==> flow/design.v <==
		module cordic_vec(clk,a0,b0,r,ang);
input signed[15:0]a0,b0;
input clk;
  output signed [15:0]r,ang;
  wire signed [15:0] a1,a2,a3,a4,a5,a6,a7,a8,a9,a10,a11,a12,a13,a14,a15,a16;
  wire signed [15:0] b1,b2,b3,b4,b5,b6,b7,b8,b9,b10,b11,b12,b13,b14,b15,b16;
  wire signed [15:0] angle_x1,angle_x2,angle_x3,angle_x4,angle_x5,angle_x6,angle_x7,angle_x8,angle_x9,angle_x10,angle_x11,angle_x12,angle_x13,angle_x14,angle_x15,angle_x16;
wire signed [15:0] v = 16'd0607;
  vec k1(clk,a0,b0,b0,4'b0,16'b0,a1,b1,angle_x1);
  vec k2(clk,a1,b1,b1,4'd1,angle_x1,a2,b2,angle_x2);
  vec k3(clk,a2,b2,b2,4'd2,angle_x2,a3,b3,angle_x3);
  vec k4(clk,a3,b3,b3,4'd3,angle_x3,a4,b4,angle_x4);
  vec k5(clk,a4,b4,b4,4'd4,angle_x4,a5,b5,angle_x5);
  vec k6(clk,a5,b5,b5,4'd5,angle_x5,a6,b6,angle_x6);
  vec k7(clk,a6,b6,b6,4'd6,angle_x6,a7,b7,angle_x7);
  vec k8(clk,a7,b7,b7,4'd7,angle_x7,a8,b8,angle_x8);
  vec k9(clk,a8,b8,b8,4'd8,angle_x8,a9,b9,angle_x9);
  vec k10(clk,a9,b9,b9,4'd9,angle_x9,a10,b10,angle_x10);
  vec k11(clk,a10,b10,b10,4'd10,angle_x10,a11,b11,angle_x11);
  vec k12(clk,a11,b11,b11,4'd11,angle_x11,a12,b12,angle_x12);
  vec k13(clk,a12,b12,b12,4'd12,angle_x12,a13,b13,angle_x13);
  vec k14(clk,a13,b13,b13,4'd13,angle_x13,a14,b14,angle_x14);
  vec k15(clk,a14,b14,b14,4'd14,angle_x14,a15,b15,angle_x15);
  vec k16(clk,a15,b15,b15,4'd15,angle_x15,a16,b16,angle_x16);
assign  r=v*a16/1000;
assign ang=angle_x16;
endmodule
  module vec(clk,a,b,z,i,angle_y,af,bf,angle_x);
    input signed [15:0]a,b,angle_y,z;
  input clk;
  input [3:0]i;
  output reg signed [15:0]af,bf,angle_x;
    wire [15:0]angle[15:0];
  assign angle[0]=16'd45000;
  assign angle[1]=16'd26570;
  assign angle[2]=16'd14040;
  assign angle[3]=16'd7130;
  assign angle[4]=16'd3580;
  assign angle[5]=16'd1790;
  assign angle[6]=16'd0895;
  assign angle[7]=16'd0448;
  assign angle[8]=16'd0224;
  assign angle[9]=16'd0112;
  assign angle[10]=16'd0056;
  assign angle[11]=16'd0028;
  assign angle[12]=16'd0013;
  assign angle[13]=16'd0007;
  assign angle[14]=16'd0003;
  assign angle[15]=16'd0001;
  always@(posedge clk)
    begin
      if(z < 0)  
   begin
     af<= a - (b>>>i);
     bf<= b + (a>>>i);
     angle_x<=angle_y-angle[i];
     end
  else
    begin
      af<=a+(b>>>i);
      bf<=b-(a>>>i);
      angle_x<=angle_y+angle[i];
      end
    end 
endmodule
# From RTL to reports: cordic_vec

Tool output for the design above, in the order of the flow.
Lines are those of the file above, counted from 1.
Library cell names are shortened.
A cell with n/a has no value.

Top: cordic_vec
Clock port: clk
Library: sky130hd
Timing corner: tt_025C_1v80

# Word-level counts

Yosys after proc, flatten, opt, wreduce and memory -nomap, before mapping. Enables and synchronous resets that opt folds into registers are not counted as muxes. Memory bits, and registers merged into a memory's read port (data or address), are not among the register bits. Print and check cells are not counted. Equal cells are merged and count once.

Mux-type cells: 77
Div/mod/pow operators: 1
Magnitude comparators: 16
Multipliers: 1
Add/sub/neg operators: 92

Operators by type and width:

| cell                                                 | count |
| 2-to-1 mux 16 bit                                    | 77 |
| divider 32 x 11 -> 32 bit with constant B            | 1 |
| multiplier 11 x 16 -> 27 bit with constant A         | 1 |
| subtractor 16 bit                                    | 17 |
| less-than comparator 16 x 1 -> 1 bit with constant B | 16 |
| adder 16 bit                                         | 16 |
| adder 16 x 10 -> 16 bit                              | 2 |
| subtractor 16 x 10 -> 16 bit                         | 2 |
| adder 16 x 11 -> 16 bit                              | 2 |
| subtractor 16 x 11 -> 16 bit                         | 2 |
| adder 16 x 12 -> 16 bit                              | 2 |
| subtractor 16 x 12 -> 16 bit                         | 2 |
| adder 16 x 13 -> 16 bit                              | 2 |
| subtractor 16 x 13 -> 16 bit                         | 2 |
| adder 16 x 14 -> 16 bit                              | 2 |
| subtractor 16 x 14 -> 16 bit                         | 2 |
| adder 16 x 15 -> 16 bit                              | 2 |
| subtractor 16 x 15 -> 16 bit                         | 2 |
| adder 16 x 2 -> 16 bit                               | 2 |
| subtractor 16 x 2 -> 16 bit                          | 2 |
| adder 16 x 3 -> 16 bit                               | 2 |
| subtractor 16 x 3 -> 16 bit                          | 2 |
| adder 16 x 4 -> 16 bit                               | 2 |
| subtractor 16 x 4 -> 16 bit                          | 2 |
| adder 16 x 5 -> 16 bit                               | 2 |
| subtractor 16 x 5 -> 16 bit                          | 2 |
| adder 16 x 6 -> 16 bit                               | 2 |
| subtractor 16 x 6 -> 16 bit                          | 2 |

Other operator kinds: 9; their cells: 15.

Output and inout port bits: 32
Cells after elaboration: 234
Bits of input ports: 33
Bits in registers: 752

# Longest topological paths

Longest topological path by Yosys (ltp), each cell counted once; first at word level (registers and memories cut), then after technology mapping (sequential cells cut; the memories' decode and read muxes count).

Word-level depth: 4
ABC_AREA: 0
Gate-level depth with buffers: 79
Mapped depth without buffers: 66

# After synthesis

Source: synth_stat.txt of the flow (Yosys; design flattened, memories mapped). It holds for the ABC_AREA given above (unset counts as 0); a run with the other value may have another netlist.
The area totals of this step are shown rounded.

Cell types:

| cell     | count | total area (sq um) |
| dfxtp_1  | 699   | 1.4E+04 |
| ha_1     | 784   | 9.81E+03 |
| xnor2_1  | 585   | 5.12E+03 |
| a21oi_1  | 687   | 3.44E+03 |
| inv_1    | 727   | 2.73E+03 |
| xor2_1   | 310   | 2.72E+03 |
| fa_1     | 119   | 2.38E+03 |
| o21bai_1 | 283   | 2.12E+03 |
| nor2_1   | 355   | 1.33E+03 |
| a21o_1   | 174   | 1.31E+03 |
| o21ai_0  | 243   | 1.22E+03 |
| nand2_1  | 200   | 750.72 |
| nor3_1   | 114   | 570.547 |
| mux2i_1  | 39    | 390.374 |
| mux2_2   | 25    | 281.52 |
| nand3_1  | 52    | 260.25 |
| a31oi_1  | 35    | 218.96 |
| clkbuf_1 | 52    | 195.187 |

Not listed: further types 130, cells in them 626.

Mapped flip-flops: 699
Area of sequential cells: 0.014 sq mm
Mapped area: 0.054 sq mm
Standard cells after synthesis: 6,109
Buffers: 100

By module: a second synthesis without flattening, with its own total; a netlist apart from the flattened one above.

Cells (unflattened synthesis): 12,024
Area total of the unflattened synthesis: 0.1 sq mm

Each row is one instance without its submodules.

By module:

| module     | instances | area (sq mm) | cells |
| vec        | 16        | 0.0056       | 665 |
| cordic_vec | 1         | 0.011        | 1,384 |

# Worst setup path after synthesis

OpenSTA on the mapped netlist: ideal clock, no wires. The path of least setup slack (recovery checks aside). Input and output delay are each 20% of the period. Register names are those of the netlist, which keeps one name where synthesis merged equal registers.

Kind: register to output
From: reg k16.af[15]
To: out r[8]
Data required time: 25.600 ns
Slack: 7.565 ns
Driving pins on the path: 68
Period: 32.0 ns
External output delay: 6.400 ns
Arrival time: 18.035 ns
Path delay: 18.035 ns
Path buffers: 6
Synthesis period reached: 24.435 ns

"path delay" = arrival - input delay + setup time.
A path that ends at an output port has no setup time.
"driving pins on the path": output pins that drive a net of the path, with the launching flip-flop's if there is one; two outputs of one cell count as two.
"synthesis period reached" = period - worst setup slack (recovery checks aside). The figure is calculated, with input and output delays left at 20% of the set period.
The rows between start and end are the longest chain of elaborated cells between them; the timing report does not say that the signal goes this way. Where chains are equally long, one stands for them.
A line is the first line of the expression or statement that the cell stems from. Yosys adds cells for indexed reads and writes and turns some case tables into memories.

Cells stage by stage: dfxtp_1 > fa_1 > ha_1 > fa_1 > fa_1 > inv_1 > fa_1 > inv_1 > ha_1 > buf_4 > and3_1 > or4b_1 > o41ai_1 > nor2_1 > o41a_1 > and2_1 > buf_6 > or3_1 > [32 not listed] > o31a_1 > buf_4 > o2111ai_2 > xor2_2 > o22ai_2 > a21oi_2 > o41a_1 > a2111oi_2 > o21ai_2 > and2_4 > buf_6 > a2111o_1 > a221o_1 > a221oi_4 > ha_1 > and2_1 > a31oi_1 > xnor2_1
Length of the longest elaborated chain: 2
Elaborated cells on any way between the ends: 2
Source lines of those cells: 1

RTL lines, path post-synthesis:

| item                         | line | RTL |
| start, declared              | 32   | `output reg signed [15:0]af,bf,angle_x;` |
| start, assigned              | 54   | `af<= a - (b>>>i);` |
| start, assigned              | 60   | `af<=a+(b>>>i);` |
| multiplier 11 x 16 -> 27 bit | 25   | `assign  r=v*a16/1000;` |
| divider 32 x 11 -> 32 bit    | 25   |  |
| end, declared                | 4    | `output signed [15:0]r,ang;` |

# Worst path after layout

Path of least setup slack in the final report of run A (OpenROAD, finished layout, wires in). Where an end is a register, its clock arrival counts in the times.

Kind: register to output
From: reg k16.af[8]
To: out r[6]
Driving pins on the path: 65
Path buffers: 1
Slack: 1.58 ns
External output delay: 5.88 ns
Period: 29.4 ns
Arrival time: 21.94 ns
Data required time: 23.52 ns

The rows between start and end are the longest chain of elaborated cells between them; the timing report does not say that the signal goes this way. Where chains are equally long, one stands for them.

Cells stage by stage: dfxtp_1 > fa_1 > ha_1 > inv_1 > fa_1 > inv_1 > fa_1 > inv_1 > fa_1 > inv_1 > ha_1 > nand2_1 > nor2_1 > o21a_1 > o21ai_1 > o211ai_1 > and3_1 > and3_2 > [29 not listed] > or3_1 > o31a_2 > o2111ai_2 > xnor2_1 > nand3_1 > o32ai_1 > a21oi_1 > a2111oi_2 > o21ai_2 > and2_4 > a2111o_1 > a221o_1 > a221oi_4 > ha_1 > and2_1 > a21oi_1 > xnor2_1 > clkdlybuf4s50_1
Length of the longest elaborated chain: 2
Elaborated cells on any way between the ends: 2
Source lines of those cells: 1

RTL lines, path after layout:

| item                         | line | RTL |
| start, declared              | 32   | `output reg signed [15:0]af,bf,angle_x;` |
| start, assigned              | 54   | `af<= a - (b>>>i);` |
| start, assigned              | 60   | `af<=a+(b>>>i);` |
| multiplier 11 x 16 -> 27 bit | 25   | `assign  r=v*a16/1000;` |
| divider 32 x 11 -> 32 bit    | 25   |  |
| end, declared                | 4    | `output signed [15:0]r,ang;` |

Add stored flow runs of cordic_vec

Below are 6 stored runs of the flow (Yosys, OpenROAD; platform sky130hd) on cordic_vec, each with its settings and what was measured, unordered. Constraints: input delay and output delay 20% of the set period each, output load 0.01 pF.
By "period achieved" is meant the clock period of the run minus its worst setup slack. This is arithmetic on one report: input and output delays are still those of the set period (20% each).
Values from the reports are rounded here.
A setting shown as - is not set for that run.
Results: - = not shown.

| item                                     | run A  | run B  | run C  | run D | run E  | run F  |
| CORE_UTILIZATION                         | 34     | 40     | 40     | 40    | 40     | 36     |
| period_ns                                | 29.4   | 32.0   | 17.6   | 17.6  | 26.6   | 32.0   |
| CAP_MARGIN                               | 20     | 20     | 35     | 35    | 20     | 20     |
| CORE_MARGIN                              | 2      | 2      | 2      | 7     | 2      | 2      |
| SLEW_MARGIN                              | 20     | 20     | 20     | 20    | 20     | 20     |
| CTS_CLUSTER_DIAMETER                     | -      | -      | 245    | 245   | -      | 143    |
| ABC_AREA                                 | -      | -      | -      | 1     | -      | 1      |
| CELL_PAD_IN_SITES_DETAIL_PLACEMENT       | -      | -      | -      | 2     | -      | 2      |
| CTS_CLUSTER_SIZE                         | -      | -      | -      | 74    | -      | 67     |
| GPL_ROUTABILITY_DRIVEN                   | -      | -      | -      | 0     | -      | -      |
| HOLD_SLACK_MARGIN                        | -      | -      | -      | 0.2   | -      | -      |
| MAX_ROUTING_LAYER                        | -      | -      | -      | met4  | -      | met4   |
| CELL_PAD_IN_SITES_GLOBAL_PLACEMENT       | -      | -      | -      | -     | -      | 1      |
| CORE_ASPECT_RATIO                        | -      | -      | -      | -     | -      | 1.77   |
| MIN_ROUTING_LAYER                        | -      | -      | -      | -     | -      | met2   |
| PLACE_DENSITY_LB_ADDON                   | -      | -      | -      | -     | -      | 0.19   |
| SETUP_SLACK_MARGIN                       | -      | -      | -      | -     | -      | 5.0    |
| TNS_END_PERCENT                          | -      | -      | -      | -     | -      | 20     |
| utilization of the finished layout       | 0.38   | 0.44   | 0.48   | -     | 0.45   | 0.39   |
| die area (sq mm)                         | 0.16   | 0.14   | 0.14   | -     | 0.14   | 0.15   |
| period achieved (ns)                     | 27.817 | 28.916 | 21.269 | -     | 25.730 | 25.053 |
| worst hold slack (ns)                    | 0.32   | 0.32   | 0.32   | -     | 0.32   | 0.32   |
| setup TNS (ns)                           | 0.000  | 0.000  | -56    | -     | 0.000  | 0.000  |
| mapped cell area after synthesis (sq mm) | 0.054  | 0.054  | 0.054  | -     | 0.054  | 0.054  |
| smallest setup slack (ns)                | 1.6    | 3.1    | -3.7   | -     | 0.87   | 6.9    |
| standard-cell area after layout (sq mm)  | 0.06   | 0.059  | 0.065  | -     | 0.06   | 0.058  |

Run D: no results, routing failed with GRT-0116
